==> flow/design.v <==
module Adder(
	input [31:0] in1,
	input [31:0] in2, 
	output [31:0] out);
	assign out = in1+in2;
endmodule 
module And(
	input a,
	input b,
	output c);
	assign c = a&b;
endmodule 
module BranchPC (
	input [31:0] pcPlus4,
	input [31:0] imm,
	output reg [31:0] branchPc);
	always @(pcPlus4 or imm) begin
		branchPc = pcPlus4 + (imm<<2);
	end
endmodule
module JumpPC(
	input [31:0] nextPc,
	input [31:0] inst,
	output reg [31:0] jumpPc);
	always @(nextPc or inst) begin
		jumpPc[1:0] = 2'b00;
		jumpPc[27:2] = inst[25:0];
		jumpPc[31:28] = nextPc[31:28];
	end 
endmodule 
module Mux5 (
	input [4:0] in1,
	input [4:0] in2, 
	input sel,
	output reg [4:0] out);
	always @(in1 or in2 or sel) begin
		if(sel == 0) begin out = in1; end
		else begin out = in2; end
	end
endmodule 
module Mux32 (
	input [31:0] in1,
	input [31:0] in2, 
	input sel,
	output reg [31:0] out);
	always @(in1 or in2 or sel) begin
		if(sel == 0) begin out = in1; end
		else begin out = in2; end
	end
endmodule 
module SignExtend16(
	input [15:0] in,
	output reg [31:0] out);
	always @(in) begin
		out[15:0] = in;
		out[31:16] = {16{in[15]}};
	end
endmodule
module ALU_Control(
	input [5:0] opcode,
	input [5:0] funct,
	output reg[5:0] CONTROL_ALU_BITS);
	always @(opcode or funct) begin
		case(opcode)
			6'b000000:  
				begin CONTROL_ALU_BITS = funct; end
			6'b001000:  
				begin CONTROL_ALU_BITS = 6'b100000; end
			6'b001001:  
				begin CONTROL_ALU_BITS = 6'b100001; end
			6'b001100:  
				begin CONTROL_ALU_BITS = 6'b100100; end
			6'b001101:  
				begin CONTROL_ALU_BITS = 6'b100101; end
			6'b001010:  
				begin CONTROL_ALU_BITS = 6'b101010; end
			6'b001011:  
				begin CONTROL_ALU_BITS = 6'b101011; end
			6'b001110:  
				begin CONTROL_ALU_BITS = 6'b100110; end
			6'b100000, 6'b100011, 6'b101000, 6'b101011:  
				begin CONTROL_ALU_BITS = 6'b100001; end
			6'b001111:  
				begin CONTROL_ALU_BITS = 6'b111000; end
			6'b000100:  
				begin CONTROL_ALU_BITS = 6'b110000; end
			6'b000101:  
				begin CONTROL_ALU_BITS = 6'b110001; end
			6'b000111:  
				begin CONTROL_ALU_BITS = 6'b110010; end
			6'b000110:  
				begin CONTROL_ALU_BITS = 6'b110011; end
			6'b000001:  
				begin CONTROL_ALU_BITS = funct; end
			default: CONTROL_ALU_BITS = 6'b111111;
		endcase
	end
endmodule
module ALU (
	input signed [31:0] in1,
	input signed [31:0] in2,
	input [5:0] CONTROL_ALU_BITS,
	output reg[31:0] out, 
	output reg zero);
	reg [31:0] unsigned_in1;
	reg [31:0] unsigned_in2;
	always @(in1 or in2 or CONTROL_ALU_BITS) begin
		unsigned_in1 = in1;
		unsigned_in2 = in2;
		out = 32'd0; zero = 1'b0;
		case(CONTROL_ALU_BITS) 
			6'b100000:    
				begin out = in1 + in2; zero = 1'b0; end
			6'b100001:    
				begin out = in1 + in2; zero = 1'b0; end 
			6'b100100:    
				begin out = in1 & in2; zero = 1'b0; end
			6'b100101:    
				begin out = in1 | in2; zero = 1'b0; end
			6'b100110:    
				begin out = in1 ^ in2; zero = 1'b0; end
			6'b100010:    
				begin out = in1 - in2; zero = 1'b0; end
			6'b100011:    
				begin out = in1 - in2; zero = 1'b0; end
			6'b000000, 6'b000100:    
				begin out = unsigned_in1 << unsigned_in2; zero = 1'b0; end
			6'b000011:    
				begin out = unsigned_in1 >> unsigned_in2; zero = 1'b0; end
			6'b000010:    
				begin out = unsigned_in1 >> unsigned_in2; zero = 1'b0; end
			6'b000110:    
				begin out = unsigned_in1 >> unsigned_in2; zero = 1'b0; end
			6'b101010:   
				begin if (in1<in2) begin out = 32'd1; end else begin out = 32'd0; end zero=1'b0; end
			6'b101011:    
				begin 
					if (unsigned_in1<unsigned_in2) begin out = 32'd1; end else begin out = 32'd0; end zero=1'b0; end
			6'b001000:  
				begin out = in1; zero=1'b0; end
			6'b111000:  
				begin out = {in2[15:0], 16'd0}; zero=1'b0; end
			6'b110000:  
				begin out = 32'd0; zero = in1 == in2; end
			6'b110001:  
				begin out = 32'd0; zero = in1 != in2; end
			6'b110010:  
				begin out = 32'd0; zero = in1 > 0; end
			6'b110011:  
				begin out = 32'd0; zero = in1 <= 0; end
			6'b110100:  
				begin out = 32'd0; zero = in1 >= 0; end
			6'b110101:  
				begin out = 32'd0; zero = in1 < 0; end
			default: begin out = 32'd0; zero = 1'b0; end
		endcase
	end
endmodule 
module RegisterFile(
	input Clk,
	input Rst,
	input [4:0] readReg1,
	input [4:0] readReg2,
	input [4:0] writeReg,
	input [31:0] writeData,
	input CONTROL_REG_WRITE,
	output reg[31:0] readData1,
	output reg[31:0] readData2);
	reg [31:0] memory[7:0];
	integer i;
	always @(posedge Clk) begin
		if (Rst) begin
			for (i = 0; i < 8; i = i + 1) memory[i] <= (i == 1) ? 32'h00000001 : 32'h00000000;
		end else if (CONTROL_REG_WRITE == 1) begin
			memory[writeReg[2:0]] <= writeData;
		end
	end
	always @(*) begin
		readData1 = memory[readReg1[2:0]];
		readData2 = memory[readReg2[2:0]];
	end
endmodule 
module Core
(
  input Clk,
  input Rst,
  input [31:0] instruction,
  input [31:0] regData1,
  input [31:0] regData2,
  input [31:0] ramOutput,
  output reg CONTROL_REG_WRITE,
  output reg CONTROL_MEM_READ,
  output reg CONTROL_MEM_WRITE,
  output reg CONTROL_BRANCH,
  output reg [4:0] readReg1,
  output reg [4:0] readReg2,
  output [4:0] writeReg,
  output [31:0] aluOutput,
  output [31:0] writeRegData,
  output reg [31:0] PC
);
	reg CONTROL_REG_DST, CONTROL_ALU_SRC, CONTROL_MEM_TO_REG;
	reg CONTROL_JUMP, CONTROL_JUMP_REGISTER, CONTROL_LINK;
	wire CONTROL_BRANCH_SELECT;
	wire [5:0] CONTROL_ALU_BITS;
	reg [5:0] funct;
	wire [31:0] aluInput1;
	wire [31:0] aluInput2;
	wire aluZero;
	wire [31:0] pcPlus4;
	wire [31:0] jumpPc;
	wire [31:0] branchPc;
	wire [31:0] afterBranchPc;
	wire [31:0] nextPc;
	wire [31:0] afterJumpPc;
	reg [5:0]opcode;reg [4:0]s;reg [4:0]t;reg [4:0]d;reg [15:0]immediate;reg [4:0] shift;
	wire [31:0] signExtendedImmediate;
	Mux5 writeRegMux(t, d, CONTROL_REG_DST, writeReg);
	Mux32 alu1Mux(regData1, 32'd0, 1'b0, aluInput1);
	Mux32 alu2Mux(regData2, signExtendedImmediate, CONTROL_ALU_SRC, aluInput2);
	SignExtend16 immSignExtend(immediate, signExtendedImmediate);
	ALU_Control aluControl(opcode, funct, CONTROL_ALU_BITS);
	ALU alu(aluInput1, aluInput2, CONTROL_ALU_BITS, aluOutput, aluZero);
	wire [31:0] tempPc = PC;
	wire [31:0] tempIns = instruction;
	Adder pcAdder(tempPc, 32'h00000004, pcPlus4);
	JumpPC gettingJumpPc(pcPlus4, tempIns, jumpPc);
	BranchPC gettingBranchPc(pcPlus4, signExtendedImmediate, branchPc);
	And branchAnd(aluZero, CONTROL_BRANCH, CONTROL_BRANCH_SELECT);
	Mux32 branchSelectPC(pcPlus4, branchPc, CONTROL_BRANCH_SELECT, afterBranchPc);
	Mux32 jumpSelectPC(afterBranchPc, jumpPc, CONTROL_JUMP, afterJumpPc);
	Mux32 jumpRegisterSelectPC(afterJumpPc, aluOutput, CONTROL_JUMP_REGISTER, nextPc);
	wire[31:0] afterMemOutput;
	Mux32 writeRegDataMux(aluOutput, ramOutput, CONTROL_MEM_TO_REG, afterMemOutput);
	Mux32 writeLinkPCMux(afterMemOutput, pcPlus4, CONTROL_LINK, writeRegData);
	always @(posedge Clk) begin
		if (Rst) PC <= 32'h00000000;
		else PC <= nextPc;
	end
	always @(*) begin
		opcode = instruction[31:26];
		s = instruction[25:21];
		readReg1 = instruction[25:21];
		readReg2 = instruction[20:16];
		t = instruction[20:16];
		d = instruction[15:11];
		immediate = instruction[15:0];
		shift = instruction[10:6];
		funct = instruction[5:0];
		CONTROL_REG_DST = 0;
		CONTROL_ALU_SRC = 0;
		CONTROL_REG_WRITE = 0;
		CONTROL_MEM_TO_REG = 0;
		CONTROL_MEM_READ = 0;
		CONTROL_MEM_WRITE = 0;
		CONTROL_BRANCH = 0;
		CONTROL_JUMP = 0;
		CONTROL_LINK = 0;
		CONTROL_JUMP_REGISTER = 0;
		case(opcode)
			6'b000000:  begin      
				CONTROL_REG_DST = 1;
				if(funct == 6'b001000) begin CONTROL_JUMP_REGISTER = 1'b1; CONTROL_REG_WRITE = 1'b0; end
				else begin CONTROL_JUMP_REGISTER = 1'b0; CONTROL_REG_WRITE = 1'b1; end
				end
			6'b001000, 6'b001001, 6'b001100, 6'b001101, 6'b001010, 6'b001011, 6'b001110:  begin      
				CONTROL_ALU_SRC = 1;
				CONTROL_REG_WRITE = 1;
				end
			6'b100000, 6'b100011: begin   
				CONTROL_ALU_SRC = 1;
				CONTROL_REG_WRITE = 1;
				CONTROL_MEM_TO_REG = 1;
				CONTROL_MEM_READ = 1;
				end
			6'b101000, 6'b101011: begin   
				CONTROL_ALU_SRC = 1;
				CONTROL_MEM_WRITE = 1;
				end
			6'b001111: begin   
				CONTROL_ALU_SRC = 1;
				CONTROL_REG_WRITE = 1;
				end
			6'b000010: begin   
				CONTROL_JUMP = 1;
				end
			6'b000011: begin  
				d = 5'h1f;
				CONTROL_REG_DST = 1;
				CONTROL_REG_WRITE = 1;
				CONTROL_JUMP = 1;
				CONTROL_LINK = 1;
				end
			6'b000100, 6'b000111, 6'b000110, 6'b000101: begin  
				CONTROL_BRANCH = 1;
				end
			6'b000001: begin  
				funct = 6'b111111;
				if (t==5'b00000) begin CONTROL_BRANCH = 1; funct=6'b110100; end
				if (t==5'b10000) begin CONTROL_BRANCH = 1; CONTROL_LINK = 1; CONTROL_REG_WRITE = 1; CONTROL_REG_DST = 1; d = 5'h1f; funct=6'b110100; end
				if (t==5'b00001) begin CONTROL_BRANCH = 1; funct=6'b110101; end
				if (t==5'b10001) begin CONTROL_BRANCH = 1; CONTROL_LINK = 1; CONTROL_REG_WRITE = 1; CONTROL_REG_DST = 1; d = 5'h1f; funct=6'b110101; end
				end
			default: ;
		endcase
	end
endmodule
module mips_cpu (
  input         clk,
  input         rst,
  output [31:0] imem_addr,
  input  [31:0] imem_rdata,
  output [31:0] dmem_addr,
  output [31:0] dmem_wdata,
  output        dmem_we,
  output        dmem_re,
  input  [31:0] dmem_rdata,
  output        reg_we,
  output [4:0]  reg_waddr,
  output [31:0] reg_wdata
);
  wire [4:0] readReg1, readReg2;
  wire [31:0] regData1, regData2;
  wire branch;
  RegisterFile register(clk, rst, readReg1, readReg2, reg_waddr, reg_wdata, reg_we, regData1, regData2);
  Core core(clk, rst, imem_rdata, regData1, regData2, dmem_rdata, reg_we, dmem_re, dmem_we,
    branch, readReg1, readReg2, reg_waddr, dmem_addr, reg_wdata, imem_addr);
  assign dmem_wdata = regData2;
endmodule
Step by step through the tools: mips_cpu
Tool output for the design above, in the order of the flow.
Lines are those of the file above, counted from 1.
Operators carry their Yosys type and port widths (W data, S select, Z words).
Not given: n/a
Design
  design top: mips_cpu
  clock: clk
  standard-cell library: sky130hd
  timing corner: tt_025C_1v80

Elaborated design
Yosys after proc, flatten, opt, wreduce and memory -nomap, before mapping. Enables and synchronous resets that opt folds into registers are not counted as muxes. Memory bits, and registers merged into a memory's read port (data or address), are not among the register bits. Print and check cells are not counted.
Memory sizes are those after Yosys's memory passes, which may raise the word count (mostly to a power of two), join words into wider ones and drop unused or constant bits.
Storage and ports
  bits in registers: 32
  memories kept: 1
  output and inout port bits: 136
  bits of input ports: 66
  cells after elaboration: 124
  bits in writable memories: 256
Operators by class
  muxes and demuxes: 44
  reduce/logical cells: 16
  equality and inequality tests: 46
  shifts and indexed selects: 2
  $lt $le $gt $ge: 6
  add/sub/neg operators: 4
  bitwise logic cells: 4
Memory list
  register.memory: words 8, bits a word 32, line 169  | reg [31:0] memory[7:0];
Operators with widths (number)
  $pmux W32 S11: 1
  $mux W32: 8
  $eq A6 B6 Y1 const B: 20
  $pmux W6 S13: 1
  $add A32 B32 Y32: 2
  $lt A32 B32 Y1: 2
  $eq A6 B4 Y1 const B: 10
  $eq A6 B3 Y1 const B: 6
  $ge A32 B1 Y1 const B: 1
  $gt A32 B1 Y1 const B: 1
  $le A32 B1 Y1 const B: 1
  $lt A32 B1 Y1 const B: 1
  $add A32 B3 Y32 const B: 1
  $sub A32 B32 Y32: 1
  $eq A32 B32 Y1: 1
  $ne A32 B32 Y1: 1
  $and A32 B32 Y32: 1
  $or A32 B32 Y32: 1
  $xor A32 B32 Y32: 1
  $shl A32 B32 Y32: 1
  $shr A32 B32 Y32: 1
  $eq A6 B2 Y1 const B: 4
  $mux W1: 18
  $reduce_or A2 Y1: 8
  $mux W4: 4
  $mux W5: 3
  $reduce_or A12 Y1: 1
  $logic_not A6 Y1: 2
Other operator kinds: 15; their cells: 19.

Logic depth
Yosys ltp: most cells in a row. Word level: on the elaborated netlist, between registers, memories and ports. Mapped: between sequential cells and ports; inverters and the memories' decode and read muxes count.
Depth
  depth in word-level cells: 14
  ABC_AREA: 0
  gate-level depth with buffers: 25
  depth with buffers taken out: 20

After synthesis
The flow's flattened synthesis, as Yosys stat reports it; memories are mapped. The netlist is that of the ABC_AREA named above (0 if unset); the other value can give another one.
Mapped netlist
  buffer cells: 255
  cell count: 3253
  synthesis area: 28665.0 um^2
  sequential area: 8328.0 um^2
  flip-flops: 288
Cell types
  sky130_fd_sc_hd__edfxtp_1: number 256, area in all 7.69E+03 um^2
  sky130_fd_sc_hd__mux4_2: number 96, area in all 2.16E+03 um^2
  sky130_fd_sc_hd__ha_1: number 134, area in all 1.68E+03 um^2
  sky130_fd_sc_hd__nor2_1: number 377, area in all 1.42E+03 um^2
  sky130_fd_sc_hd__a21oi_1: number 197, area in all 985.946 um^2
  sky130_fd_sc_hd__mux2i_1: number 95, area in all 950.912 um^2
  sky130_fd_sc_hd__o21ai_0: number 184, area in all 920.883 um^2
  sky130_fd_sc_hd__mux2_2: number 77, area in all 867.082 um^2
  sky130_fd_sc_hd__nand2_1: number 229, area in all 859.574 um^2
  sky130_fd_sc_hd__dfxtp_1: number 32, area in all 640.614 um^2
  sky130_fd_sc_hd__o211ai_1: number 85, area in all 638.112 um^2
  sky130_fd_sc_hd__clkbuf_1: number 161, area in all 604.33 um^2
  sky130_fd_sc_hd__nand3_1: number 115, area in all 575.552 um^2
  sky130_fd_sc_hd__and2_1: number 81, area in all 506.736 um^2
  sky130_fd_sc_hd__nor3_1: number 86, area in all 430.413 um^2
  sky130_fd_sc_hd__inv_1: number 107, area in all 401.635 um^2
  sky130_fd_sc_hd__xnor2_1: number 44, area in all 385.37 um^2
  sky130_fd_sc_hd__a211oi_1: number 46, area in all 345.331 um^2
Not listed: further types 88, cells in them 851.
By module: a second synthesis without flattening, with its own total; a netlist apart from the flattened one above.
Second synthesis, totals
  cells (unflattened synthesis): 3166
  area (unflattened synthesis): 31919.4 um^2
Each row is one instance without its submodules.
Modules
  RegisterFile: area 13641.8 um^2, seq. area 7687.4 um^2, cells 843, times used 1
  ALU: area 9302.7 um^2, seq. area 0.0 um^2, cells 1404, times used 1
  Mux32: area 544.3 um^2, seq. area 0.0 um^2, cells 36, times used 7
  BranchPC: area 1585.3 um^2, seq. area 0.0 um^2, cells 225, times used 1
  Adder: area 1498.9 um^2, seq. area 0.0 um^2, cells 202, times used 1
  Core: area 1223.7 um^2, seq. area 640.6 um^2, cells 125, times used 1
  ALU_Control: area 310.3 um^2, seq. area 0.0 um^2, cells 44, times used 1
  JumpPC: area 244.0 um^2, seq. area 0.0 um^2, cells 33, times used 1
  SignExtend16: area 240.2 um^2, seq. area 0.0 um^2, cells 32, times used 1
  Mux5: area 56.3 um^2, seq. area 0.0 um^2, cells 5, times used 1
  And: area 6.3 um^2, seq. area 0.0 um^2, cells 1, times used 1
  mips_cpu: area 0.0 um^2, seq. area 0.0 um^2, cells 0, times used 1

Worst setup path after synthesis
Path of least setup slack by OpenSTA after synthesis, without wires, with an ideal clock, recovery checks aside; 20% of the period is set as input and as output delay. Where synthesis merged equal registers, the netlist keeps one of their names.
Timing path post-synthesis
  kind: input-to-output
  start point: in imem_rdata[16]
  end point: out reg_wdata[26]
  path slack: 0.965 ns
  output delay: 2.100 ns
  arrival time: 7.435 ns
  data required time: 8.400 ns
  stages: 22
  path buffers: 7
  time at the first pin: 2.100 ns
  clock period: 10.5 ns
  input delay: 2.100 ns
  path delay: 5.335 ns
  synthesis period reached: 9.535 ns
"path delay" is the arrival time less input delay plus setup time.
A path that ends at an output port has no setup time.
"stages": output pins that drive a net of the path, with the launching flip-flop's if there is one; two outputs of one cell count as two.
"synthesis period reached" = period - worst setup slack (recovery checks aside). The figure is calculated, with input and output delays left at 20% of the set period.
The rows between start and end are the longest chain of elaborated cells between them; the timing report does not say that the signal goes this way. Where chains are equally long, one stands for them.
A line is the first line of the expression or statement that the cell stems from. Yosys adds cells for indexed reads and writes and turns some case tables into memories.
On the way, post-synthesis
  cells stage by stage: sky130_fd_sc_hd__buf_6 sky130_fd_sc_hd__buf_6 sky130_fd_sc_hd__buf_4 sky130_fd_sc_hd__buf_4 sky130_fd_sc_hd__buf_4 sky130_fd_sc_hd__mux4_2 sky130_fd_sc_hd__mux2i_1 sky130_fd_sc_hd__nand2_1 sky130_fd_sc_hd__o21ai_0 sky130_fd_sc_hd__clkbuf_1 sky130_fd_sc_hd__ha_1 sky130_fd_sc_hd__clkbuf_1 sky130_fd_sc_hd__a21oi_1 sky130_fd_sc_hd__o31a_1 sky130_fd_sc_hd__nand3b_1 sky130_fd_sc_hd__a2111oi_0 sky130_fd_sc_hd__o211ai_1 sky130_fd_sc_hd__a221oi_1 sky130_fd_sc_hd__mux2_2 sky130_fd_sc_hd__a211o_1 sky130_fd_sc_hd__mux2i_1 sky130_fd_sc_hd__nand2_1
  length of the longest elaborated chain: 12
  elaborated cells between the ends (all ways): 45
  those cells by class: add/sub (2); eq/ne (18); shift (2); mux (13); logic (3); reduce/logical (6); memory (1)
RTL lines, path post-synthesis
  from (decl): line 312  | input  [31:0] imem_rdata,
  $logic_not A5 Y1: line 299  | if (t==5'b00000) begin CONTROL_BRANCH = 1; funct=6'b110100; end
  $mux W4: line 299
  $mux W4: line 300  | if (t==5'b10000) begin CONTROL_BRANCH = 1; CONTROL_LINK = 1; CONTROL_REG_WRITE = 1; CONTROL_REG_DST = 1; d = 5 ...
  $mux W4: line 301  | if (t==5'b00001) begin CONTROL_BRANCH = 1; funct=6'b110101; end
  $mux W4: line 302  | if (t==5'b10001) begin CONTROL_BRANCH = 1; CONTROL_LINK = 1; CONTROL_REG_WRITE = 1; CONTROL_REG_DST = 1; d = 5 ...
  $mux W6: line 260  | case(opcode)
  $pmux W6 S13: line 64  | case(opcode)
  $eq A6 B3 Y1: line 111  | case(CONTROL_ALU_BITS)
  $reduce_or A3 Y1
  $pmux W32 S11: line 111
  $mux W32 x2: line 47  | if(sel == 0) begin out = in1; end
  to (decl): line 320  | output [31:0] reg_wdata
Some nets on the timed path still bear RTL names; the line given drives or declares the net.
Named nets, post-synthesis (line)
  dmem_addr[26]: 111

Path in the finished layout
Path of least setup slack in the final report of stored run 2 (OpenROAD, finished layout, wires in). Where an end is a register, its clock arrival counts in the times.
Timing path post-layout
  kind: input-to-output
  start point: in imem_rdata[23]
  end point: out reg_wdata[18]
  stages: 13
  data required time: 8.40 ns
  clock period: 10.5 ns
  input delay: 2.10 ns
  time at the first pin: 2.10 ns
  arrival time: 8.90 ns
  path slack: -0.50 ns
  output delay: 2.10 ns
  path buffers: 2
The rows between start and end are the longest chain of elaborated cells between them; the timing report does not say that the signal goes this way. Where chains are equally long, one stands for them.
A memory read counts as a cell of the chain, while the word-level depth stops at memories.
On the way, post-layout
  cells stage by stage: sky130_fd_sc_hd__clkbuf_1 sky130_fd_sc_hd__mux4_2 sky130_fd_sc_hd__mux2_2 sky130_fd_sc_hd__inv_1 sky130_fd_sc_hd__o21ai_0 sky130_fd_sc_hd__a22oi_1 sky130_fd_sc_hd__mux2i_1 sky130_fd_sc_hd__a2111oi_0 sky130_fd_sc_hd__o22ai_1 sky130_fd_sc_hd__a211o_4 sky130_fd_sc_hd__mux2_4 sky130_fd_sc_hd__or2_1 sky130_fd_sc_hd__clkdlybuf4s50_1
  length of the longest elaborated chain: 5
  elaborated cells between the ends (all ways): 11
  those cells by class: add/sub (2); shift (2); mux (3); logic (3); memory (1)
RTL lines, path post-layout
  from (decl): line 312  | input  [31:0] imem_rdata,
  $mem_v2 Z8 W32: line 169  | reg [31:0] memory[7:0];
  $sub A32 B32 Y32: line 125  | begin out = in1 - in2; zero = 1'b0; end
  $pmux W32 S11: line 111  | case(CONTROL_ALU_BITS)
  $mux W32 x2: line 47  | if(sel == 0) begin out = in1; end
  to (decl): line 320  | output [31:0] reg_wdata

Subject: mips_cpu on sky130hd, stored results

Hello all,

4 stored runs of mips_cpu in the flow (synthesis by Yosys, layout by OpenROAD, sky130hd cells), in arbitrary order. Constraints: input delay and output delay 20% of the set period each, output load 0.01 pF.
By "period reached" is meant the clock period of the run minus its worst setup slack. This is arithmetic on one report: input and output delays are still those of the set period (20% each).

==> stored run 1: settings <==
{ "CAP_MARGIN": 0, "CORE_ASPECT_RATIO": 1.38, "CORE_UTILIZATION": 15, "CTS_CLUSTER_DIAMETER": 346, "CTS_CLUSTER_SIZE": 99, "GPL_ROUTABILITY_DRIVEN": 0, "GPL_TIMING_DRIVEN": 0, "MIN_ROUTING_LAYER": "met2", "PLACE_DENSITY": 0.4, "SETUP_SLACK_MARGIN": 1.6, "TNS_END_PERCENT": 25, "period_ns": 13.9, "CORE_MARGIN": 2, "SLEW_MARGIN": 20 }
==> stored run 1: results <==
incomplete, routing halted on GRT-0232

==> stored run 2: settings <==
{ "CAP_MARGIN": 25, "CORE_ASPECT_RATIO": 0.91, "GPL_TIMING_DRIVEN": 0, "period_ns": 10.5, "CORE_MARGIN": 2, "CORE_UTILIZATION": 40, "SLEW_MARGIN": 20 }
==> stored run 2: results <==
cell area after synthesis: 28665.0 um^2
total die area: 73823.2 um^2
standard-cell area after routing: 34443.0 um^2
utilization: 0.486
worst setup slack after layout: -0.497 ns
post-route setup TNS: -2.823 ns
smallest hold slack: 0.500 ns
period reached: 10.997 ns

==> stored run 3: settings <==
{ "CORE_UTILIZATION": 57, "CTS_CLUSTER_SIZE": 24, "GPL_ROUTABILITY_DRIVEN": 1, "PLACE_DENSITY_LB_ADDON": 0.05, "SETUP_SLACK_MARGIN": 0.72, "period_ns": 8.3, "CAP_MARGIN": 20, "CORE_MARGIN": 2, "SLEW_MARGIN": 20 }
==> stored run 3: results <==
incomplete, routing halted on GRT-0116

==> stored run 4: settings <==
{ "CORE_UTILIZATION": 37, "PLACE_DENSITY": 0.6, "period_ns": 10.5, "CAP_MARGIN": 20, "CORE_MARGIN": 2, "SLEW_MARGIN": 20 }
==> stored run 4: results <==
cell area after synthesis: 28665.0 um^2
total die area: 79715.9 um^2
standard-cell area after routing: 34554.4 um^2
utilization: 0.448
worst setup slack after layout: 0.126 ns
post-route setup TNS: 0.000 ns
smallest hold slack: 0.522 ns
period reached: 10.374 ns

Thanks
